==> flow/design.v <==
`timescale 1ns / 1ps
module PEv3(
    clk,
    rst, 
    in_en,
    data_horz,
    data_obli,
    data_vert,
    active,
    A,
    B,
    C,
    D,
    E,
    H,
    horz_out,
    obli_out,
    bypass_en,
    opsum
    );
    parameter iWIDTH = 16;
    parameter oWIDTH = 16;
    localparam M_WIDTH = oWIDTH;
    localparam A_WIDTH = oWIDTH;
    input clk, rst, active, in_en, A, B, C, D, E, H;
    input [iWIDTH-1:0] data_horz, data_obli;
    input [A_WIDTH-1:0] data_vert;
    output logic [A_WIDTH-1:0] opsum;
    output logic [iWIDTH-1:0] horz_out, obli_out;
    output logic bypass_en;
    logic [iWIDTH-1:0] data_a_reg;
    always@(posedge clk) begin
        if (rst == 0) begin
            data_a_reg <= 0;
        end
        else if (A_mux && in_en) begin
            data_a_reg <= data_horz;
        end
        else begin
            data_a_reg <= 0;
        end
    end
    logic [iWIDTH-1:0] data_b_reg;
    always@(posedge clk) begin
        if (rst == 0) begin
            data_b_reg <= 0;
        end
        else if (B_mux && in_en) begin
            data_b_reg <= (H_mux)? data_vert[iWIDTH-1:0]: data_obli;
        end 
        else begin
            data_b_reg <= 0;
        end
    end
    reg [M_WIDTH-1:0] m_reg;
    always@(posedge clk) begin
        if (rst == 0) begin
            m_reg <= 0;
        end
        else begin
            m_reg <= data_a_reg * data_b_reg;
        end
    end
    logic [A_WIDTH-1:0] a_wire;
    always@(m_reg or psum_mux) begin
        a_wire <= m_reg + psum_mux;
    end
    reg [A_WIDTH-1:0] psum_reg;
    always@(posedge clk) begin
        if (rst == 0) begin
            psum_reg <= 0;
        end
        else begin
            psum_reg <= a_wire;
        end
    end
    logic [A_WIDTH-1:0] psum_mux;
    always@(psum_reg or C_mux) begin
        if (C_mux == 1) begin
            psum_mux <= psum_reg;
        end
        else begin
            psum_mux <= 0;
        end
    end
    logic [A_WIDTH-1:0] opsum_mux;
    always@(a_wire or data_vert_mux or D_mux) begin
        if (D_mux == 1) begin
            opsum_mux <= a_wire;
        end
        else begin
            opsum_mux <= data_vert_mux;
        end
    end
    always@(posedge clk) begin
        if (rst == 0) begin
            opsum <= 0;
        end
        else begin
         opsum <= opsum_mux;
        end
    end
    logic [A_WIDTH-1:0] data_vert_mux;
    always@(data_vert or E_mux) begin
        if (E_mux == 1) begin
            data_vert_mux <= data_vert;
        end
        else begin
            data_vert_mux <= 0;
        end
    end
    wire A_mux;
    assign A_mux = (active)? A:0;
    wire B_mux;
    assign B_mux = (active)? B:0;
    wire C_mux;
    assign C_mux = (active)? C:0;
    wire D_mux;
    assign D_mux = (active)? D:0;
    wire E_mux;
    assign E_mux = E;
    wire H_mux;
    assign H_mux = (active)? H:0;
    assign horz_out = data_a_reg;
    assign obli_out = data_b_reg;
    always@(posedge clk) begin
        bypass_en <= in_en;
    end
endmodule
`timescale 1ns / 1ps
module ACv2(
    clk,
    rst,
    ipsum,
    bn_param_in_en,
    bn_param_in,
    config_bits,
    in_en,
    F,
    data_out,
    data_out_en,
    bn_param_out,
    bn_param_out_en
    );
    parameter IN_WIDTH = 32;  
    parameter ACC_WIDTH = 35;  
    parameter BN_SCALE_WIDTH = 16;
    parameter BN_SHIFT_WIDTH = 16;
    localparam BN_PARAM_WIDTH = BN_SCALE_WIDTH + BN_SHIFT_WIDTH;  
    input logic clk, rst, in_en, F, bn_param_in_en;
    input [2:0] config_bits;
    input logic [IN_WIDTH-1:0] ipsum;
    input [BN_PARAM_WIDTH-1:0] bn_param_in;
    output [ACC_WIDTH-1:0] data_out;
    output logic [BN_PARAM_WIDTH-1:0] bn_param_out;
    output logic bn_param_out_en, data_out_en;
    logic [IN_WIDTH-1:0] ipsum_reg;
    always@(posedge clk) begin
        if (~rst) begin
            ipsum_reg <= 0;
        end
        else if (in_en) begin
            ipsum_reg <= ipsum;
        end
        else begin
            ipsum_reg <= 0;
        end
    end
    logic [ACC_WIDTH-1:0] add_node;
    logic [ACC_WIDTH-1:0] psum_reg;
    always@(posedge clk) begin
        if (~rst) begin
            psum_reg <= 0;
        end
        else begin
            psum_reg <= add_node;
        end
    end
    logic in_en_dly;
    always@(posedge clk) begin
        in_en_dly <= in_en;
    end
    logic [ACC_WIDTH-1:0] psum_mux;
    assign psum_mux = (config_bits[2] & in_en_dly)? psum_reg:0;
    assign add_node = ipsum_reg + psum_mux;
    logic [BN_PARAM_WIDTH-1:0] bn_param_reg;
    always@(posedge clk) begin
        if (~rst) begin
            bn_param_reg <= 0;
        end
        else if (bn_param_in_en) begin
            bn_param_reg <= bn_param_in;
        end
    end
    logic [BN_SCALE_WIDTH-1:0] bn_scale;
    assign bn_scale = bn_param_reg[BN_PARAM_WIDTH-1:BN_PARAM_WIDTH-BN_SCALE_WIDTH];
    logic [BN_SHIFT_WIDTH-1:0] bn_shift;
    assign bn_shift = bn_param_reg[BN_SCALE_WIDTH-1:0];
    logic [BN_SCALE_WIDTH+ACC_WIDTH-1:0] bn_scale_node;
    assign bn_scale_node = add_node * bn_scale;
    logic [BN_SCALE_WIDTH+ACC_WIDTH:0] be_shift_node;
    assign be_shift_node = bn_scale_node + bn_shift;
    logic [BN_SCALE_WIDTH+ACC_WIDTH:0] bn_mux;
    assign bn_mux = (config_bits[0])? be_shift_node: add_node;
    logic [BN_SCALE_WIDTH+ACC_WIDTH:0] relu_node;
    assign relu_node = ($signed(bn_mux) > $signed(0))? bn_mux: 0;
    logic [BN_SCALE_WIDTH+ACC_WIDTH:0] relu_mux;
    assign relu_mux = (config_bits[1])? relu_node: bn_mux;
    assign data_out = relu_mux;
    assign data_out_en = F;
    always@(posedge clk) begin
        bn_param_out_en <= bn_param_in_en;
    end
    always@(posedge clk) begin
        bn_param_out <= bn_param_in;
    end
endmodule
`timescale 1ns / 1ps
module SystolicBank_v2(
	clk,
	rst,
	in_en,
	conv_mm,
	isac,
	isrelu,
	isbn,
	active_1,
	active_2,
	active_3,
	data_in_horz_1,
	data_in_horz_2,
	data_in_horz_3,
	data_in_obli_1,
	data_in_obli_2,
	data_in_obli_3,
	data_in_obli_4,
	data_in_obli_5,
	data_in_obli_6,
	bn_param_in,
	bn_param_in_en,
	A_1,
	A_2,
	A_3,
	A_4,
	B_1,
	B_2,
	B_3,
	B_4,
	C_1,
	C_2,
	C_3,
	C_4,
	D_1,
	D_2,
	D_3,
	D_4,
	E_1,
	E_2,
	E_3,
	E_4,
	F_1,
	F_2,
	F_3,
	F_4,
	G_1,
	G_2,
	G_3,
	G_4,
	H_1,
	H_2,
	H_3,
	H_4,
	dout_en_1,
	dout_en_2,
	dout_en_3,
	dout_en_4,
	dout_1,
	dout_2,
	dout_3,
	dout_4
);
	parameter nCols = 4;
	parameter nRows = 3;
	parameter iWidth = 8;
	parameter oWidth = 8;
	localparam MODE_CONV = 0; localparam MODE_MM = 1;
	input clk, rst, in_en, conv_mm, isac, isrelu, isbn;
	input active_1;
	input active_2;
	input active_3;
	input [7:0] data_in_horz_1;
	input [7:0] data_in_horz_2;
	input [7:0] data_in_horz_3;
	input [7:0] data_in_obli_1;
	input [7:0] data_in_obli_2;
	input [7:0] data_in_obli_3;
	input [7:0] data_in_obli_4;
	input [7:0] data_in_obli_5;
	input [7:0] data_in_obli_6;
	input [15:0] bn_param_in;
	input bn_param_in_en;
	input A_1;
	input A_2;
	input A_3;
	input A_4;
	input B_1;
	input B_2;
	input B_3;
	input B_4;
	input C_1;
	input C_2;
	input C_3;
	input C_4;
	input D_1;
	input D_2;
	input D_3;
	input D_4;
	input E_1;
	input E_2;
	input E_3;
	input E_4;
	input F_1;
	input F_2;
	input F_3;
	input F_4;
	input G_1;
	input G_2;
	input G_3;
	input G_4;
	input H_1;
	input H_2;
	input H_3;
	input H_4;
	output [7:0] dout_1;
	output [7:0] dout_2;
	output [7:0] dout_3;
	output [7:0] dout_4;
	output dout_en_1;
	output dout_en_2;
	output dout_en_3;
	output dout_en_4;
	logic bypass_en_1_0;
	logic bypass_en_1_1;
	logic bypass_en_1_2;
	logic bypass_en_1_3;
	logic bypass_en_1_4;
	logic bypass_en_2_0;
	logic bypass_en_2_1;
	logic bypass_en_2_2;
	logic bypass_en_2_3;
	logic bypass_en_2_4;
	logic bypass_en_3_0;
	logic bypass_en_3_1;
	logic bypass_en_3_2;
	logic bypass_en_3_3;
	logic bypass_en_3_4;
	logic [7:0] data_in_vert_1_1;
	logic [7:0] data_in_vert_1_2;
	logic [7:0] data_in_vert_1_3;
	logic [7:0] data_in_vert_1_4;
	logic [7:0] data_in_vert_2_1;
	logic [7:0] data_in_vert_2_2;
	logic [7:0] data_in_vert_2_3;
	logic [7:0] data_in_vert_2_4;
	logic [7:0] data_in_vert_3_1;
	logic [7:0] data_in_vert_3_2;
	logic [7:0] data_in_vert_3_3;
	logic [7:0] data_in_vert_3_4;
	logic [7:0] data_in_vert_4_1;
	logic [7:0] data_in_vert_4_2;
	logic [7:0] data_in_vert_4_3;
	logic [7:0] data_in_vert_4_4;
	logic [7:0] data_in_horz_1_0;
	logic [7:0] data_in_horz_1_1;
	logic [7:0] data_in_horz_1_2;
	logic [7:0] data_in_horz_1_3;
	logic [7:0] data_in_horz_1_4;
	logic [7:0] data_in_horz_2_0;
	logic [7:0] data_in_horz_2_1;
	logic [7:0] data_in_horz_2_2;
	logic [7:0] data_in_horz_2_3;
	logic [7:0] data_in_horz_2_4;
	logic [7:0] data_in_horz_3_0;
	logic [7:0] data_in_horz_3_1;
	logic [7:0] data_in_horz_3_2;
	logic [7:0] data_in_horz_3_3;
	logic [7:0] data_in_horz_3_4;
	logic [7:0] data_in_horz_4_0;
	logic [7:0] data_in_horz_4_1;
	logic [7:0] data_in_horz_4_2;
	logic [7:0] data_in_horz_4_3;
	logic [7:0] data_in_horz_4_4;
	logic [7:0] data_in_obli_1_0;
	logic [7:0] data_in_obli_1_1;
	logic [7:0] data_in_obli_1_2;
	logic [7:0] data_in_obli_1_3;
	logic [7:0] data_in_obli_1_4;
	logic [7:0] data_in_obli_2_0;
	logic [7:0] data_in_obli_2_1;
	logic [7:0] data_in_obli_2_2;
	logic [7:0] data_in_obli_2_3;
	logic [7:0] data_in_obli_2_4;
	logic [7:0] data_in_obli_3_0;
	logic [7:0] data_in_obli_3_1;
	logic [7:0] data_in_obli_3_2;
	logic [7:0] data_in_obli_3_3;
	logic [7:0] data_in_obli_3_4;
	logic [7:0] data_in_obli_4_0;
	logic [7:0] data_in_obli_4_1;
	logic [7:0] data_in_obli_4_2;
	logic [7:0] data_in_obli_4_3;
	logic [7:0] data_in_obli_4_4;
	logic [15:0] bn_param_out_1;
	logic [15:0] bn_param_out_2;
	logic [15:0] bn_param_out_3;
	logic [15:0] bn_param_out_4;
	logic bn_param_out_en_1;
	logic bn_param_out_en_2;
	logic bn_param_out_en_3;
	logic bn_param_out_en_4;
	assign data_in_vert_4_1 = (conv_mm == MODE_CONV)? 0: data_in_obli_3;
	assign data_in_vert_4_2 = (conv_mm == MODE_CONV)? 0: data_in_obli_4;
	assign data_in_vert_4_3 = (conv_mm == MODE_CONV)? 0: data_in_obli_5;
	assign data_in_vert_4_4 = (conv_mm == MODE_CONV)? 0: data_in_obli_6;
	assign bypass_en_1_0 = in_en;
	assign bypass_en_2_0 = in_en;
	assign bypass_en_3_0 = in_en;
	assign data_in_horz_1_0 = data_in_horz_1;
	assign data_in_horz_2_0 = data_in_horz_2;
	assign data_in_horz_3_0 = data_in_horz_3;
	assign data_in_obli_2_0 = (conv_mm == MODE_CONV)? data_in_obli_1: 0;
	assign data_in_obli_3_0 = (conv_mm == MODE_CONV)? data_in_obli_2: 0;
	assign data_in_obli_4_0 = (conv_mm == MODE_CONV)? data_in_obli_3: 0;
	assign data_in_obli_4_1 = (conv_mm == MODE_CONV)? data_in_obli_4: 0;
	assign data_in_obli_4_2 = (conv_mm == MODE_CONV)? data_in_obli_5: 0;
	assign data_in_obli_4_3 = (conv_mm == MODE_CONV)? data_in_obli_6: 0;
	PEv3 # (.iWIDTH(iWidth), .oWIDTH(oWidth)) p_1_1(.clk(clk), .rst(rst), .in_en(bypass_en_1_0), .data_vert(data_in_vert_2_1), .active(active_1), .data_horz(data_in_horz_1_0), .data_obli(data_in_obli_2_0), .A(A_1), .B(B_1), .C(C_1), .D(D_1), .E(E_1), .H(H_1), .horz_out(data_in_horz_1_1), .obli_out(data_in_obli_1_1), .bypass_en(bypass_en_1_1), .opsum(data_in_vert_1_1));
	PEv3 # (.iWIDTH(iWidth), .oWIDTH(oWidth)) p_1_2(.clk(clk), .rst(rst), .in_en(bypass_en_1_1), .data_vert(data_in_vert_2_2), .active(active_1), .data_horz(data_in_horz_1_1), .data_obli(data_in_obli_2_1), .A(A_2), .B(B_2), .C(C_2), .D(D_2), .E(E_2), .H(H_2), .horz_out(data_in_horz_1_2), .obli_out(data_in_obli_1_2), .bypass_en(bypass_en_1_2), .opsum(data_in_vert_1_2));
	PEv3 # (.iWIDTH(iWidth), .oWIDTH(oWidth)) p_1_3(.clk(clk), .rst(rst), .in_en(bypass_en_1_2), .data_vert(data_in_vert_2_3), .active(active_1), .data_horz(data_in_horz_1_2), .data_obli(data_in_obli_2_2), .A(A_3), .B(B_3), .C(C_3), .D(D_3), .E(E_3), .H(H_3), .horz_out(data_in_horz_1_3), .obli_out(data_in_obli_1_3), .bypass_en(bypass_en_1_3), .opsum(data_in_vert_1_3));
	PEv3 # (.iWIDTH(iWidth), .oWIDTH(oWidth)) p_1_4(.clk(clk), .rst(rst), .in_en(bypass_en_1_3), .data_vert(data_in_vert_2_4), .active(active_1), .data_horz(data_in_horz_1_3), .data_obli(data_in_obli_2_3), .A(A_4), .B(B_4), .C(C_4), .D(D_4), .E(E_4), .H(H_4), .horz_out(data_in_horz_1_4), .obli_out(data_in_obli_1_4), .bypass_en(bypass_en_1_4), .opsum(data_in_vert_1_4));
	PEv3 # (.iWIDTH(iWidth), .oWIDTH(oWidth)) p_2_1(.clk(clk), .rst(rst), .in_en(bypass_en_2_0), .data_vert(data_in_vert_3_1), .active(active_2), .data_horz(data_in_horz_2_0), .data_obli(data_in_obli_3_0), .A(A_1), .B(B_1), .C(C_1), .D(D_1), .E(E_1), .H(H_1), .horz_out(data_in_horz_2_1), .obli_out(data_in_obli_2_1), .bypass_en(bypass_en_2_1), .opsum(data_in_vert_2_1));
	PEv3 # (.iWIDTH(iWidth), .oWIDTH(oWidth)) p_2_2(.clk(clk), .rst(rst), .in_en(bypass_en_2_1), .data_vert(data_in_vert_3_2), .active(active_2), .data_horz(data_in_horz_2_1), .data_obli(data_in_obli_3_1), .A(A_2), .B(B_2), .C(C_2), .D(D_2), .E(E_2), .H(H_2), .horz_out(data_in_horz_2_2), .obli_out(data_in_obli_2_2), .bypass_en(bypass_en_2_2), .opsum(data_in_vert_2_2));
	PEv3 # (.iWIDTH(iWidth), .oWIDTH(oWidth)) p_2_3(.clk(clk), .rst(rst), .in_en(bypass_en_2_2), .data_vert(data_in_vert_3_3), .active(active_2), .data_horz(data_in_horz_2_2), .data_obli(data_in_obli_3_2), .A(A_3), .B(B_3), .C(C_3), .D(D_3), .E(E_3), .H(H_3), .horz_out(data_in_horz_2_3), .obli_out(data_in_obli_2_3), .bypass_en(bypass_en_2_3), .opsum(data_in_vert_2_3));
	PEv3 # (.iWIDTH(iWidth), .oWIDTH(oWidth)) p_2_4(.clk(clk), .rst(rst), .in_en(bypass_en_2_3), .data_vert(data_in_vert_3_4), .active(active_2), .data_horz(data_in_horz_2_3), .data_obli(data_in_obli_3_3), .A(A_4), .B(B_4), .C(C_4), .D(D_4), .E(E_4), .H(H_4), .horz_out(data_in_horz_2_4), .obli_out(data_in_obli_2_4), .bypass_en(bypass_en_2_4), .opsum(data_in_vert_2_4));
	PEv3 # (.iWIDTH(iWidth), .oWIDTH(oWidth)) p_3_1(.clk(clk), .rst(rst), .in_en(bypass_en_3_0), .data_vert(data_in_vert_4_1), .active(active_3), .data_horz(data_in_horz_3_0), .data_obli(data_in_obli_4_0), .A(A_1), .B(B_1), .C(C_1), .D(D_1), .E(E_1), .H(H_1), .horz_out(data_in_horz_3_1), .obli_out(data_in_obli_3_1), .bypass_en(bypass_en_3_1), .opsum(data_in_vert_3_1));
	PEv3 # (.iWIDTH(iWidth), .oWIDTH(oWidth)) p_3_2(.clk(clk), .rst(rst), .in_en(bypass_en_3_1), .data_vert(data_in_vert_4_2), .active(active_3), .data_horz(data_in_horz_3_1), .data_obli(data_in_obli_4_1), .A(A_2), .B(B_2), .C(C_2), .D(D_2), .E(E_2), .H(H_2), .horz_out(data_in_horz_3_2), .obli_out(data_in_obli_3_2), .bypass_en(bypass_en_3_2), .opsum(data_in_vert_3_2));
	PEv3 # (.iWIDTH(iWidth), .oWIDTH(oWidth)) p_3_3(.clk(clk), .rst(rst), .in_en(bypass_en_3_2), .data_vert(data_in_vert_4_3), .active(active_3), .data_horz(data_in_horz_3_2), .data_obli(data_in_obli_4_2), .A(A_3), .B(B_3), .C(C_3), .D(D_3), .E(E_3), .H(H_3), .horz_out(data_in_horz_3_3), .obli_out(data_in_obli_3_3), .bypass_en(bypass_en_3_3), .opsum(data_in_vert_3_3));
	PEv3 # (.iWIDTH(iWidth), .oWIDTH(oWidth)) p_3_4(.clk(clk), .rst(rst), .in_en(bypass_en_3_3), .data_vert(data_in_vert_4_4), .active(active_3), .data_horz(data_in_horz_3_3), .data_obli(data_in_obli_4_3), .A(A_4), .B(B_4), .C(C_4), .D(D_4), .E(E_4), .H(H_4), .horz_out(data_in_horz_3_4), .obli_out(data_in_obli_3_4), .bypass_en(bypass_en_3_4), .opsum(data_in_vert_3_4));
	ACv2 # (.IN_WIDTH(oWidth), .ACC_WIDTH(oWidth), .BN_SCALE_WIDTH(oWidth), .BN_SHIFT_WIDTH(oWidth)) ac_1(.clk(clk), .rst(rst), .config_bits({isac, isrelu, isbn}), .in_en(G_1), .ipsum(data_in_vert_1_1), .F(F_1), .bn_param_in_en(bn_param_in_en), .bn_param_in(bn_param_in), .bn_param_out(bn_param_out_1), .bn_param_out_en(bn_param_out_en_1), .data_out_en(dout_en_1), .data_out(dout_1));
	ACv2 # (.IN_WIDTH(oWidth), .ACC_WIDTH(oWidth), .BN_SCALE_WIDTH(oWidth), .BN_SHIFT_WIDTH(oWidth)) ac_2(.clk(clk), .rst(rst), .config_bits({isac, isrelu, isbn}), .in_en(G_2), .ipsum(data_in_vert_1_2), .F(F_2), .bn_param_in_en(bn_param_out_en_1), .bn_param_in(bn_param_out_1), .bn_param_out(bn_param_out_2), .bn_param_out_en(bn_param_out_en_2), .data_out_en(dout_en_2), .data_out(dout_2));
	ACv2 # (.IN_WIDTH(oWidth), .ACC_WIDTH(oWidth), .BN_SCALE_WIDTH(oWidth), .BN_SHIFT_WIDTH(oWidth)) ac_3(.clk(clk), .rst(rst), .config_bits({isac, isrelu, isbn}), .in_en(G_3), .ipsum(data_in_vert_1_3), .F(F_3), .bn_param_in_en(bn_param_out_en_2), .bn_param_in(bn_param_out_2), .bn_param_out(bn_param_out_3), .bn_param_out_en(bn_param_out_en_3), .data_out_en(dout_en_3), .data_out(dout_3));
	ACv2 # (.IN_WIDTH(oWidth), .ACC_WIDTH(oWidth), .BN_SCALE_WIDTH(oWidth), .BN_SHIFT_WIDTH(oWidth)) ac_4(.clk(clk), .rst(rst), .config_bits({isac, isrelu, isbn}), .in_en(G_4), .ipsum(data_in_vert_1_4), .F(F_4), .bn_param_in_en(bn_param_out_en_3), .bn_param_in(bn_param_out_3), .bn_param_out(bn_param_out_4), .bn_param_out_en(bn_param_out_en_4), .data_out_en(dout_en_4), .data_out(dout_4));
endmodule
`timescale 1ns / 1ps
module DFSMv2(
    clk,
    rst,
    start,
    config_bits,
    in_en,
    start_out,
    in_en_bypass,
    A, B, C, D, E, F, G, H
    );
    parameter MAX_nPERIOD = 8;
    parameter MAX_nLMAC = 3*512*8;
    parameter MAX_nSHFT = 192;
    localparam CONF_REG_LEN = $clog2(MAX_nPERIOD) + $clog2(MAX_nLMAC) + $clog2(MAX_nSHFT);
    localparam MAC_CNT_WIDTH = (MAX_nLMAC > MAX_nSHFT)? MAX_nLMAC:MAX_nSHFT;
    input clk, rst, start, in_en;
    input [CONF_REG_LEN:0] config_bits;
    output logic start_out, in_en_bypass, A, B, C, D, E, F, G, H;
    localparam S0 = 0; localparam S1 = 1; localparam S2 = 2; localparam S0p = 3;
    localparam mdCONV = 0; localparam mdMM = 1;
    logic mode;
    assign mode = config_bits[CONF_REG_LEN];
    logic [$clog2(MAX_nPERIOD)-1:0] config_nPeriod;
    assign config_nPeriod = config_bits[CONF_REG_LEN-1:CONF_REG_LEN-$clog2(MAX_nPERIOD)];
    logic [$clog2(MAX_nLMAC)-1:0] config_nLMAC;
    assign config_nLMAC = config_bits[CONF_REG_LEN-$clog2(MAX_nPERIOD)-1:CONF_REG_LEN-$clog2(MAX_nPERIOD)-$clog2(MAX_nLMAC)];
    logic [$clog2(MAX_nSHFT)-1:0] config_nSHFT;
    assign config_nSHFT = config_bits[CONF_REG_LEN-$clog2(MAX_nPERIOD)-$clog2(MAX_nLMAC)-1:0];
    reg [1:0] state;
    always@(posedge clk) begin
        if (rst == 0) begin
            state <= S0;
        end
        else begin
            case (state)
                S0: begin
                        if (start) begin
                            state <= S0p;
                        end
                    end
                S0p: begin
                        if (in_en) begin
                            state <= S1;
                        end
                     end
                S1: begin
                        if (!(mac_count < config_nLMAC-1)) begin
                            state <= S2;
                        end 
                        else begin
                            if (~in_en) begin
                                state <= S0p;
                            end
                        end
                    end
                S2: begin
                        if (!(mac_count < config_nSHFT-1)) begin
                            if (period_count < config_nPeriod-1) begin
                                state <= (in_en)? S1:S0p;
                            end
                            else begin
                                state <= S0;
                            end
                        end
                    end
            endcase
        end
    end
    reg [$clog2(MAC_CNT_WIDTH)-1:0] mac_count;
    always@(posedge clk) begin
        if (~rst) begin
            mac_count <= 0;
        end
        else begin
            if (state == S1) begin
                if (mac_count < config_nLMAC-1) begin
                    mac_count <= mac_count + 1;
                end
                else begin
                    mac_count <= 0;
                end
            end
            else if (state == S2) begin
                if (mac_count < config_nSHFT-1) begin
                    mac_count <= mac_count + 1;
                end
                else begin
                    mac_count <= 0;
                end
            end
            else if (state == S0p) begin
                mac_count <= mac_count;
            end
            else begin
                mac_count <= 0;
            end
        end
    end
    reg [$clog2(MAX_nPERIOD)-1:0] period_count;
    always@(posedge clk) begin
        if (rst == 0) begin
            period_count <= 0;
        end
        else if (state == S0) begin
            period_count <= 0;
        end
        else if (state == S2 && (!(mac_count == MAX_nSHFT-1))) begin
            if (period_count < config_nPeriod-1) begin
                period_count <= period_count + 1;
            end
            else begin
                period_count <= 0;
            end
        end
    end
    always@(state) begin
        if (state == S1) begin
            A = 1;
        end
        else begin
            A = 0;
        end
    end
    always@(state) begin
        if (state == S1 || state == S0p) begin
            B = 1;
        end
        else begin
            B = 0;
        end
    end
    always@(posedge clk) begin
        if (state == S1 || state == S0p) begin
            C <= 1;
        end
        else begin
            C <= 0;
        end
    end
    always@(posedge clk) begin
        if (state == S1) begin
            D <= 1;
        end
        else begin
            D <= 0;
        end
    end
    always@(posedge clk) begin
        if (state == S2) begin
            E <= 1;
        end
        else begin
            E <= 0;
        end
    end
    reg [MAX_nSHFT-1:0] F_dly;
    always@(posedge clk) begin
        if (rst == 0) begin
            F_dly <= 0;
        end
        else if (state == S2 && mac_count == 0) begin
            F_dly <= {F_dly[MAX_nSHFT-2:0], 1'b1};
        end
        else begin
            F_dly <= {F_dly[MAX_nSHFT-2:0], 1'b0};
        end
    end
    always@(posedge clk) begin
        if (rst == 0) begin
            F <= 0;
        end
        else begin
            F <= F_dly[config_nSHFT-1];
        end
    end
    always@(posedge clk) begin
        G <= (state == S2)? 1:0;
    end
    always@(posedge clk) begin
        H <= (mode == mdMM && state == S1)? 1: 0;
    end
    always@(posedge clk) begin
        in_en_bypass <= in_en;
    end
    always@(posedge clk) begin
        start_out <= start;
    end
endmodule
`timescale 1ns / 1ps
module DFSMv3(
    clk,
    rst,
    start,
    config_bits,
    all_data_rdy,
    in_en,
    start_out,
    in_en_bypass,
    data_preread,
    A, B, C, D, E, F, G, H
    );
    parameter MAX_nPERIOD = 8;
    parameter MAX_nLMAC = 3*512*8;
    parameter MAX_nSHFT = 192;
    localparam CONF_REG_LEN = $clog2(MAX_nPERIOD) + $clog2(MAX_nLMAC) + $clog2(MAX_nSHFT);
    localparam MAC_CNT_WIDTH = (MAX_nLMAC > MAX_nSHFT)? MAX_nLMAC:MAX_nSHFT;
    input clk, rst, start, all_data_rdy, in_en;
    input [CONF_REG_LEN:0] config_bits;
    output logic start_out, in_en_bypass, data_preread, A, B, C, D, E, F, G, H;
    localparam S0 = 0; localparam S1 = 1; localparam S2 = 2; localparam S0p = 3;
    localparam mdCONV = 0; localparam mdMM = 1;
    logic mode;
    assign mode = config_bits[CONF_REG_LEN];
    logic [$clog2(MAX_nPERIOD)-1:0] config_nPeriod;
    assign config_nPeriod = config_bits[CONF_REG_LEN-1:CONF_REG_LEN-$clog2(MAX_nPERIOD)];
    logic [$clog2(MAX_nLMAC)-1:0] config_nLMAC;
    assign config_nLMAC = config_bits[CONF_REG_LEN-$clog2(MAX_nPERIOD)-1:CONF_REG_LEN-$clog2(MAX_nPERIOD)-$clog2(MAX_nLMAC)];
    logic [$clog2(MAX_nSHFT)-1:0] config_nSHFT;
    assign config_nSHFT = config_bits[CONF_REG_LEN-$clog2(MAX_nPERIOD)-$clog2(MAX_nLMAC)-1:0];
    reg [1:0] state;
    always@(posedge clk) begin
        if (rst == 0) begin
            state <= S0;
        end
        else begin
            case (state)
                S0: begin
                        if (start) begin
                            state <= S0p;
                        end
                    end
                S0p: begin
                        if (all_data_rdy) begin
                            state <= S1;
                        end
                     end
                S1: begin
                        if (!(mac_count < config_nLMAC-1)) begin
                            state <= S2;
                        end 
                        else begin
                            if (~all_data_rdy) begin
                                state <= S0p;
                            end
                        end
                    end
                S2: begin
                        if (!(mac_count < config_nSHFT-1)) begin
                            if (period_count < config_nPeriod-1) begin
                                state <= (all_data_rdy)? S1:S0p;
                            end
                            else begin
                                state <= S0;
                            end
                        end
                    end
            endcase
        end
    end
    reg [$clog2(MAC_CNT_WIDTH)-1:0] mac_count;
    always@(posedge clk) begin
        if (~rst) begin
            mac_count <= 0;
        end
        else begin
            if (state == S1) begin
                if (mac_count < config_nLMAC-1) begin
                    mac_count <= mac_count + 1;
                end
                else begin
                    mac_count <= 0;
                end
            end
            else if (state == S2) begin
                if (mac_count < config_nSHFT-1) begin
                    mac_count <= mac_count + 1;
                end
                else begin
                    mac_count <= 0;
                end
            end
            else if (state == S0p) begin
                mac_count <= mac_count;
            end
            else begin
                mac_count <= 0;
            end
        end
    end
    reg [$clog2(MAX_nPERIOD)-1:0] period_count;
    always@(posedge clk) begin
        if (rst == 0) begin
            period_count <= 0;
        end
        else if (state == S0) begin
            period_count <= 0;
        end
        else if (state == S2 && (!(mac_count == MAX_nSHFT-1))) begin
            if (period_count < config_nPeriod-1) begin
                period_count <= period_count + 1;
            end
            else begin
                period_count <= 0;
            end
        end
    end
    logic A_dly;
    always@(posedge clk) begin
        if (state == S1) begin
            A_dly <= 1;
        end
        else begin
            A_dly <= 0;
        end
    end
    always@(posedge clk) begin
        A <= A_dly;
    end
    logic B_dly;
    always@(posedge clk) begin
        if (state == S1 || state == S0p) begin
            B_dly <= 1;
        end
        else begin
            B_dly <= 0;
        end
    end
    always@(posedge clk) begin
        B <= B_dly;
    end
    logic [1:0] C_dly;
    always@(posedge clk) begin
        if (state == S1 || state == S0p) begin
            C_dly <= {C_dly[0], 1'b1};
        end
        else begin
            C_dly <= {C_dly[0], 1'b0};
        end
    end
    always@(posedge clk) begin
        C <= C_dly[1];
    end
    logic [2:0] D_dly;
    always@(posedge clk) begin
        if (state == S1) begin
            D_dly <= {D_dly[1:0], 1'b1};
        end
        else begin
            D_dly <= {D_dly[1:0], 1'b0};
        end
    end
    always@(posedge clk) begin
        D <= D_dly[2];
    end
    logic [1:0] E_dly;
    always@(posedge clk) begin
        E_dly <= (state == S2)? {E_dly[0], 1'b1} : {E_dly[0], 1'b0}; 
    end
    always@(posedge clk) begin
        E <= E_dly[1];
    end
    reg [MAX_nSHFT+1:0] F_dly;
    always@(posedge clk) begin
        if (rst == 0) begin
            F_dly <= 0;
        end
        else if (state == S2 && mac_count == 0) begin
            F_dly <= {F_dly[MAX_nSHFT:0], 1'b1};
        end
        else begin
            F_dly <= {F_dly[MAX_nSHFT:0], 1'b0};
        end
    end
    always@(posedge clk) begin
        if (rst == 0) begin
            F <= 0;
        end
        else begin
            F <= F_dly[config_nSHFT+1];
        end
    end
    logic [1:0] G_dly;
    always@(posedge clk) begin
        G_dly <= (state == S2)? {G_dly[0], 1'b1}:{G_dly[0], 1'b0};
    end
    always@(posedge clk) begin
        G <= G_dly[1];
    end
    logic [1:0] H_dly;
    always@(posedge clk) begin
        H_dly <= (mode == mdMM && state == S1)? {H_dly[0], 1'b1}: {H_dly[0], 1'b0};
    end
    always@(posedge clk) begin
        H <= H_dly[1];
    end
    always@(posedge clk) begin
        in_en_bypass <= in_en;
    end
    always@(posedge clk) begin
        start_out <= start;
    end
    assign data_preread = (state == S1)? 1: 0;
endmodule
module SystolicCore(
	input clk,
	input rst,
	input start,
	input mode_conv_mm,
	input isac,
	input isrelu,
	input isbn,
	input [22:0] dfsm_config,
	input all_data_rdy,
	input pe_config_1_1,
	input pe_config_1_2,
	input pe_config_1_3,
	input pe_config_2_1,
	input pe_config_2_2,
	input pe_config_2_3,
	input [7:0] data_horz_1_1,
	input [7:0] data_horz_1_2,
	input [7:0] data_horz_1_3,
	input [7:0] data_horz_2_1,
	input [7:0] data_horz_2_2,
	input [7:0] data_horz_2_3,
	input [7:0] data_obli_1,
	input [7:0] data_obli_2,
	input [7:0] data_obli_3,
	input [7:0] data_obli_4,
	input [7:0] data_obli_5,
	input [7:0] data_obli_6,
	input [15:0] data_bn_1,
	input [15:0] data_bn_2,
	input data_bn_en,
	output data_preread,
	output [7:0] dout_1_1,
	output [7:0] dout_1_2,
	output [7:0] dout_1_3,
	output [7:0] dout_1_4,
	output [7:0] dout_2_1,
	output [7:0] dout_2_2,
	output [7:0] dout_2_3,
	output [7:0] dout_2_4,
	output dout_en_1_1,
	output dout_en_1_2,
	output dout_en_1_3,
	output dout_en_1_4,
	output dout_en_2_1,
	output dout_en_2_2,
	output dout_en_2_3,
	output dout_en_2_4
);
	parameter nCols = 4;
	parameter nRows = 3;
	parameter iWidth = 8;
	parameter oWidth = 8;
	parameter DFSM_MAX_nPERIOD = 512;
	parameter DFSM_MAX_nLMAC = 3072;
	parameter DFSM_MAX_nSHFT = 3;
	logic A_1, A_2, A_3, A_4;
	logic B_1, B_2, B_3, B_4;
	logic C_1, C_2, C_3, C_4;
	logic D_1, D_2, D_3, D_4;
	logic E_1, E_2, E_3, E_4;
	logic F_1, F_2, F_3, F_4;
	logic G_1, G_2, G_3, G_4;
	logic H_1, H_2, H_3, H_4;
	logic dfsm_data_en_1, dfsm_data_en_2, dfsm_data_en_3, dfsm_data_en_4;
	logic start_bypass_1, start_bypass_2, start_bypass_3, start_bypass_4;
	logic array_data_en;
	always@(posedge clk) begin
		if (~rst) begin
			array_data_en <= 0;
		end
		else begin
			array_data_en <= data_preread;
		end
	end
	SystolicBank_v2 # (.iWidth(iWidth), .oWidth(oWidth), .nRows(nRows), .nCols(nCols)) bank_1(.clk(clk), .rst(rst), .in_en(array_data_en), .conv_mm(mode_conv_mm), .isac(isac), .isrelu(isrelu), .isbn(isbn), .bn_param_in_en(data_bn_en), .bn_param_in(data_bn_1), .active_1(pe_config_1_1), .active_2(pe_config_1_2), .active_3(pe_config_1_3), .data_in_horz_1(data_horz_1_1), .data_in_horz_2(data_horz_1_2), .data_in_horz_3(data_horz_1_3), .data_in_obli_1(data_obli_1), .data_in_obli_2(data_obli_2), .data_in_obli_3(data_obli_3), .data_in_obli_4(data_obli_4), .data_in_obli_5(data_obli_5), .data_in_obli_6(data_obli_6), .A_1(A_1), .A_2(A_2), .A_3(A_3), .A_4(A_4), .B_1(B_1), .B_2(B_2), .B_3(B_3), .B_4(B_4), .C_1(C_1), .C_2(C_2), .C_3(C_3), .C_4(C_4), .D_1(D_1), .D_2(D_2), .D_3(D_3), .D_4(D_4), .E_1(E_1), .E_2(E_2), .E_3(E_3), .E_4(E_4), .F_1(F_1), .F_2(F_2), .F_3(F_3), .F_4(F_4), .G_1(G_1), .G_2(G_2), .G_3(G_3), .G_4(G_4), .H_1(H_1), .H_2(H_2), .H_3(H_3), .H_4(H_4), .dout_en_1(dout_en_1_1), .dout_en_2(dout_en_1_2), .dout_en_3(dout_en_1_3), .dout_en_4(dout_en_1_4), .dout_1(dout_1_1), .dout_2(dout_1_2), .dout_3(dout_1_3), .dout_4(dout_1_4));
	SystolicBank_v2 # (.iWidth(iWidth), .oWidth(oWidth), .nRows(nRows), .nCols(nCols)) bank_2(.clk(clk), .rst(rst), .in_en(array_data_en), .conv_mm(mode_conv_mm), .isac(isac), .isrelu(isrelu), .isbn(isbn), .bn_param_in_en(data_bn_en), .bn_param_in(data_bn_2), .active_1(pe_config_2_1), .active_2(pe_config_2_2), .active_3(pe_config_2_3), .data_in_horz_1(data_horz_2_1), .data_in_horz_2(data_horz_2_2), .data_in_horz_3(data_horz_2_3), .data_in_obli_1(data_obli_1), .data_in_obli_2(data_obli_2), .data_in_obli_3(data_obli_3), .data_in_obli_4(data_obli_4), .data_in_obli_5(data_obli_5), .data_in_obli_6(data_obli_6), .A_1(A_1), .A_2(A_2), .A_3(A_3), .A_4(A_4), .B_1(B_1), .B_2(B_2), .B_3(B_3), .B_4(B_4), .C_1(C_1), .C_2(C_2), .C_3(C_3), .C_4(C_4), .D_1(D_1), .D_2(D_2), .D_3(D_3), .D_4(D_4), .E_1(E_1), .E_2(E_2), .E_3(E_3), .E_4(E_4), .F_1(F_1), .F_2(F_2), .F_3(F_3), .F_4(F_4), .G_1(G_1), .G_2(G_2), .G_3(G_3), .G_4(G_4), .H_1(H_1), .H_2(H_2), .H_3(H_3), .H_4(H_4), .dout_en_1(dout_en_2_1), .dout_en_2(dout_en_2_2), .dout_en_3(dout_en_2_3), .dout_en_4(dout_en_2_4), .dout_1(dout_2_1), .dout_2(dout_2_2), .dout_3(dout_2_3), .dout_4(dout_2_4));
	DFSMv3 # (.MAX_nPERIOD(DFSM_MAX_nPERIOD), .MAX_nLMAC(DFSM_MAX_nLMAC), .MAX_nSHFT(DFSM_MAX_nSHFT)) fsm_1(.clk(clk), .rst(rst), .config_bits({mode_conv_mm, dfsm_config}), .all_data_rdy(all_data_rdy), .in_en(array_data_en), .start(start), .data_preread(data_preread), .in_en_bypass(dfsm_data_en_1), .start_out(start_bypass_1), .A(A_1), .B(B_1), .C(C_1), .D(D_1), .E(E_1), .F(F_1), .G(G_1), .H(H_1));
	DFSMv2 # (.MAX_nPERIOD(DFSM_MAX_nPERIOD), .MAX_nLMAC(DFSM_MAX_nLMAC), .MAX_nSHFT(DFSM_MAX_nSHFT)) fsm_2(.clk(clk), .rst(rst), .config_bits({mode_conv_mm, dfsm_config}), .in_en(dfsm_data_en_1), .start(start_bypass_1), .in_en_bypass(dfsm_data_en_2), .start_out(start_bypass_2), .A(A_2), .B(B_2), .C(C_2), .D(D_2), .E(E_2), .F(F_2), .G(G_2), .H(H_2));
	DFSMv2 # (.MAX_nPERIOD(DFSM_MAX_nPERIOD), .MAX_nLMAC(DFSM_MAX_nLMAC), .MAX_nSHFT(DFSM_MAX_nSHFT)) fsm_3(.clk(clk), .rst(rst), .config_bits({mode_conv_mm, dfsm_config}), .in_en(dfsm_data_en_2), .start(start_bypass_2), .in_en_bypass(dfsm_data_en_3), .start_out(start_bypass_3), .A(A_3), .B(B_3), .C(C_3), .D(D_3), .E(E_3), .F(F_3), .G(G_3), .H(H_3));
	DFSMv2 # (.MAX_nPERIOD(DFSM_MAX_nPERIOD), .MAX_nLMAC(DFSM_MAX_nLMAC), .MAX_nSHFT(DFSM_MAX_nSHFT)) fsm_4(.clk(clk), .rst(rst), .config_bits({mode_conv_mm, dfsm_config}), .in_en(dfsm_data_en_3), .start(start_bypass_3), .in_en_bypass(dfsm_data_en_4), .start_out(start_bypass_4), .A(A_4), .B(B_4), .C(C_4), .D(D_4), .E(E_4), .F(F_4), .G(G_4), .H(H_4));
endmodule
# == Reports on SystolicCore ==
# Module SystolicCore before and after one edit of its RTL, step after step.
# Lines under "before" count in the file above, lines under "after" in the edited file.
# "delta": "after" minus "before" as printed here.
# Operators carry their Yosys type and port widths (W data, S select, Z words).
# Cell names lack the library's common part.
# The mark n/a stands for no value.
# design
design,SystolicCore
clk_port,clk
library,sky130hd
pvt_corner,tt_025C_1v80

# == Edit of the RTL ==
# The edit as a unified diff against the file above.
# This change comes from a script, not from a designer. The edited design behaves differently; no optimisation was intended.
# begin of diff
@@ -873,5 +873,5 @@
 	input pe_config_2_3,
 	input [7:0] data_horz_1_1,
-	input [7:0] data_horz_1_2,
+	input [7:0] data_horz_1_2_in,
 	input [7:0] data_horz_1_3,
 	input [7:0] data_horz_2_1,
@@ -905,4 +905,6 @@
 	output dout_en_2_4
 );
+	reg [7:0] data_horz_1_2;
+	always @(posedge clk) data_horz_1_2 <= data_horz_1_2_in;
 	parameter nCols = 4;
 	parameter nRows = 3;
# end of diff

# == Elaborated design ==
# Yosys after proc, flatten, opt, wreduce and memory -nomap, before mapping. Memory bits, and registers merged into a memory's read port (data or address), are not among the register bits. Print and check cells are not counted.
# classes
item,before,after,delta
equal,36,36,0
muxes,337,337,0
n_logic,5,5,0
shift,4,4,0
n_cmp,20,20,0
div_mod_pow,0,0,0
addsub,52,52,0
reduce_logical,140,140,0
multipliers,32,32,0
# Operator kinds equal on both sides are left out: 39.
# word_totals
item,before,after,delta
regBits,1471,1479,8
memories,0,0,0
in_bits,166,166,0
latch_bits,0,0,0
mem_bits_rw,0,0,0
word_cells,839,840,1
clocked_rd_ports_x_width,0,0,0
out_inout_bits,73,73,0
mem_bits_ro,0,0,0

# == Longest topological paths ==
# Yosys ltp: most cells in a row. Word level: on the elaborated netlist, between registers, memories and ports. Mapped: between sequential cells and ports; inverters and the memories' decode and read muxes count.
# depth
item,before,after,delta
ltp_word,9,9,0
ABC_AREA,0,0,n/a
ltp_mapped,28,28,0
ltp_nobuf,26,25,-1

# == Mapped cells and area ==
# Yosys stat after the flow's synthesis: flattened, memories mapped to cells. It holds for the ABC_AREA given above (unset counts as 0); a run with the other value may have another netlist.
# types
cell_type,before,after,delta
nor2_1,769,663,-106
xnor2_1,475,418,-57
xor2_1,244,294,50
nor3_1,49,89,40
nor3b_1,3,34,31
nand2_1,964,990,26
a2111oi_0,1,27,26
nor2b_1,63,40,-23
a2bb2oi_1,1,20,19
nand2b_1,36,19,-17
buf_1,35,18,-17
o21bai_1,60,44,-16
o21a_1,51,36,-15
a211oi_1,41,26,-15
nand3_1,321,307,-14
or3_1,9,23,14
a21oi_1,470,458,-12
mux2i_1,176,164,-12
# Cell types equal on both sides are left out: 13.
# Not every row of either side is listed.
# synth_totals
item,before,after,delta
seqArea_um2,29408.2,29568.4,160.2
cell_count,10668,10571,-97
ff_cells,1469,1477,8
n_buf,324,311,-13
yosys_area_um2,96929.2,96735.3,-193.9
# By module: a second synthesis without flattening, with its own total; a netlist apart from the flattened one above.
# unflattened
item,before,after,delta
cells_unflattened,11098,11112,14
hier_area_um2,101603.7,101760.1,156.4
# Each row is one instance without its submodules.
# by_module_before
module,mod_seq_area_um2,n_inst,area_um2,cells
PEv3,820.8,24,2428.6,270
ACv2,1001.0,8,3998.8,409
DFSMv2,700.7,3,2486.1,288
DFSMv3,920.9,1,2756.4,304
SystolicBank_v2,0.0,2,543.0,88
SystolicCore,20.0,1,26.3,2
# by_module_after
module,mod_seq_area_um2,n_inst,area_um2,cells
PEv3,820.8,24,2428.6,270
ACv2,1001.0,8,3998.8,409
DFSMv2,700.7,3,2484.9,290
DFSMv3,920.9,1,2756.4,304
SystolicBank_v2,0.0,2,543.0,88
SystolicCore,180.2,1,186.4,10

# == Timing after synthesis ==
# OpenSTA on the mapped netlist: ideal clock, no wires. The path of least setup slack (recovery checks aside). Input and output delay are each 20% of the period. Register names are those of the netlist, which keeps one name where synthesis merged equal registers.
# synth_timing
item,before,after,delta
path_kind,input -> output,input -> output,n/a
startpoint,input isac,input isac,n/a
endpoint,output dout_1_3[0],output dout_2_4[5],n/a
output_delay_ns,2.400,2.400,0.000
setup_slack_ns,0.920,0.807,-0.113
delay_ns,6.280,6.393,0.113
path_buffers,4,3,-1
clock_period_ns,12.0,12.0,0.0
in_delay_ns,2.400,2.400,0.000
arrival_ns,8.680,8.793,0.113
required_time_ns,9.600,9.600,0.000
stages,27,24,-3
launch_ns,2.400,2.400,0.000
synth_period_reached_ns,11.08,11.193,0.113
# "delay_ns" is the arrival time less input delay plus setup time.
# A path that ends at an output port has no setup time.
# "stages" counts driving pins, that of a launching flip-flop among them; a cell with two outputs on the path counts twice.
# "synth_period_reached_ns" = period - worst setup slack (recovery checks aside). The figure is calculated, with input and output delays left at 20% of the set period.
# The rows between start and end are the longest chain of elaborated cells between them; the timing report does not say that the signal goes this way. Where chains are equally long, one stands for them.
# A line is the first line of the expression or statement that the cell stems from. Yosys adds cells for indexed reads and writes and turns some case tables into memories.
# synth_via_before
path_cell_list,clkbuf_1 > clkbuf_1 > clkbuf_1 > and3_1 > ha_1 > fa_1 > a211oi_1 > o21bai_1 > a21oi_1 > xnor2_1 > clkbuf_1 > and2_1 > fa_1 > fa_1 > inv_1 > fa_1 > fa_1 > inv_1 > ha_1 > o21ai_0 > o21ai_0 > a21oi_1 > mux2_2 > nor4_1 > a41o_1 > a31o_2 > nor2_1
elab_chain_cells,9
cone_cells,9
lines_between,7
classes_between,add/sub: 2; mul: 1; compare: 1; mux: 4; logic: 1
# synth_lines_before
item,line,rtl
start: declaration,863,"input isac,"
$and A1 B1 Y1,184,assign psum_mux = (config_bits[2] & in_en_dly)? psum_reg:0;
$mux W8,184,
$add A8 B8 Y8,185,assign add_node = ipsum_reg + psum_mux;
$mul A8 B8 Y16,200,assign bn_scale_node = add_node * bn_scale;
$add A16 B8 Y17,202,assign be_shift_node = bn_scale_node + bn_shift;
$mux W17,204,assign bn_mux = (config_bits[0])? be_shift_node: add_node;
$gt A17 B1 Y1,206,assign relu_node = ($signed(bn_mux) > $signed(0))? bn_mux: 0;
$mux W8,206,
$mux W8,208,assign relu_mux = (config_bits[1])? relu_node: bn_mux;
end: declaration,892,"output [7:0] dout_1_3,"
# synth_via_after
path_cell_list,clkbuf_1 > clkbuf_1 > clkbuf_1 > and3_1 > ha_1 > a21o_1 > a21oi_1 > o21bai_1 > a31o_2 > a21oi_1 > xor2_1 > and2_1 > fa_1 > fa_1 > fa_1 > inv_1 > fa_1 > inv_1 > ha_1 > a211o_1 > o311ai_0 > a21o_1 > nor2_1 > a2111oi_0
elab_chain_cells,9
cone_cells,9
lines_between,7
classes_between,add/sub: 2; mul: 1; compare: 1; mux: 4; logic: 1
# synth_lines_after
item,line,rtl
start: declaration,863,"input isac,"
$and A1 B1 Y1,184,assign psum_mux = (config_bits[2] & in_en_dly)? psum_reg:0;
$mux W8,184,
$add A8 B8 Y8,185,assign add_node = ipsum_reg + psum_mux;
$mul A8 B8 Y16,200,assign bn_scale_node = add_node * bn_scale;
$add A16 B8 Y17,202,assign be_shift_node = bn_scale_node + bn_shift;
$mux W17,204,assign bn_mux = (config_bits[0])? be_shift_node: add_node;
$gt A17 B1 Y1,206,assign relu_node = ($signed(bn_mux) > $signed(0))? bn_mux: 0;
$mux W8,206,
$mux W8,208,assign relu_mux = (config_bits[1])? relu_node: bn_mux;
end: declaration,897,"output [7:0] dout_2_4,"

# == Worst path after layout ==
# From the final timing report of each run of set A: the path of least setup slack in the routed layout; clock arrival at registers is part of the times.
# layout_timing
item,before,after,delta
path_kind,input -> output,input -> output,n/a
startpoint,input isac,input isac,n/a
endpoint,output dout_1_3[2],output dout_2_2[7],n/a
output_delay_ns,2.40,2.40,0.00
clock_period_ns,12.0,12.0,0.0
in_delay_ns,2.40,2.40,0.00
required_time_ns,9.60,9.60,0.00
launch_ns,2.40,2.40,0.00
path_buffers,3,3,0
arrival_ns,9.31,9.27,-0.04
stages,26,26,0
setup_slack_ns,0.29,0.33,0.04
# The rows between start and end are the longest chain of elaborated cells between them; the timing report does not say that the signal goes this way. Where chains are equally long, one stands for them.
# layout_via_before
path_cell_list,clkbuf_4 > buf_12 > and3_1 > ha_1 > fa_1 > a21o_1 > a21oi_1 > xnor2_2 > nand2_1 > fa_1 > inv_1 > fa_1 > ha_1 > inv_1 > fa_1 > inv_1 > fa_1 > a211oi_2 > o21ai_0 > a21oi_2 > mux2_2 > nor4_2 > a41o_1 > a31o_2 > nor2_1 > clkdlybuf4s50_1
elab_chain_cells,9
cone_cells,9
lines_between,7
classes_between,add/sub: 2; mul: 1; compare: 1; mux: 4; logic: 1
# layout_lines_before
item,line,rtl
start: declaration,863,"input isac,"
$and A1 B1 Y1,184,assign psum_mux = (config_bits[2] & in_en_dly)? psum_reg:0;
$mux W8,184,
$add A8 B8 Y8,185,assign add_node = ipsum_reg + psum_mux;
$mul A8 B8 Y16,200,assign bn_scale_node = add_node * bn_scale;
$add A16 B8 Y17,202,assign be_shift_node = bn_scale_node + bn_shift;
$mux W17,204,assign bn_mux = (config_bits[0])? be_shift_node: add_node;
$gt A17 B1 Y1,206,assign relu_node = ($signed(bn_mux) > $signed(0))? bn_mux: 0;
$mux W8,206,
$mux W8,208,assign relu_mux = (config_bits[1])? relu_node: bn_mux;
end: declaration,892,"output [7:0] dout_1_3,"
# layout_via_after
path_cell_list,buf_2 > and3_1 > ha_1 > fa_1 > a211oi_1 > nor2_1 > a21o_1 > a21oi_1 > xnor2_1 > buf_4 > and2_1 > fa_1 > fa_1 > inv_1 > fa_1 > fa_1 > inv_1 > ha_1 > or4_1 > o21ai_1 > nor3_1 > o41ai_2 > xnor2_1 > a211oi_1 > a21o_1 > clkdlybuf4s50_1
elab_chain_cells,9
cone_cells,9
lines_between,7
classes_between,add/sub: 2; mul: 1; compare: 1; mux: 4; logic: 1
# layout_lines_after
item,line,rtl
start: declaration,863,"input isac,"
$and A1 B1 Y1,184,assign psum_mux = (config_bits[2] & in_en_dly)? psum_reg:0;
$mux W8,184,
$add A8 B8 Y8,185,assign add_node = ipsum_reg + psum_mux;
$mul A8 B8 Y16,200,assign bn_scale_node = add_node * bn_scale;
$add A16 B8 Y17,202,assign be_shift_node = bn_scale_node + bn_shift;
$mux W17,204,assign bn_mux = (config_bits[0])? be_shift_node: add_node;
$gt A17 B1 Y1,206,assign relu_node = ($signed(bn_mux) > $signed(0))? bn_mux: 0;
$mux W8,206,
$mux W8,208,assign relu_mux = (config_bits[1])? relu_node: bn_mux;
end: declaration,895,"output [7:0] dout_2_2,"

# == Measured runs ==
# Both versions went through the flow (Yosys, OpenROAD) with the same settings in each pair. Constraints: input delay and output delay 20% of the set period each, output load 0.01 pF.
# settings_set_A
CORE_UTILIZATION,45
PLACE_DENSITY,0.6
period_ns,12.0
CAP_MARGIN,20
CORE_MARGIN,2
SLEW_MARGIN,20
# measured_set_A
item,before,after,delta
stdcell_area_um2,108331.0,108388.0,57.0
die_um2,219127.0,218692.0,-435.0
achievedPeriod_ns,11.715,11.668,-0.047
final_setup_ws_ns,0.285,0.332,0.047
worst_hold_slack_ns,0.324,0.325,0.001
synthArea_um2,96929.2,96735.3,-193.9
# settings_set_B
ABC_AREA,0
CAP_MARGIN,10
CELL_PAD_IN_SITES_GLOBAL_PLACEMENT,2
CORE_UTILIZATION,17
CTS_CLUSTER_SIZE,24
GPL_TIMING_DRIVEN,0
PLACE_DENSITY_LB_ADDON,0.26
TNS_END_PERCENT,35
period_ns,15.5
CORE_MARGIN,2
SLEW_MARGIN,20
# measured_set_B
item,before,after,delta
stdcell_area_um2,116532.0,116766.0,234.0
die_um2,576225.0,575080.0,-1145.0
achievedPeriod_ns,14.716,14.873,0.157
final_setup_ws_ns,0.784,0.627,-0.157
worst_hold_slack_ns,0.325,0.326,0.001
synthArea_um2,96929.2,96735.3,-193.9
# "achievedPeriod_ns": clock period set for the run, less the worst setup slack. It is reckoned from that one timing run; input and output delays stay at 20% of the period that was set.
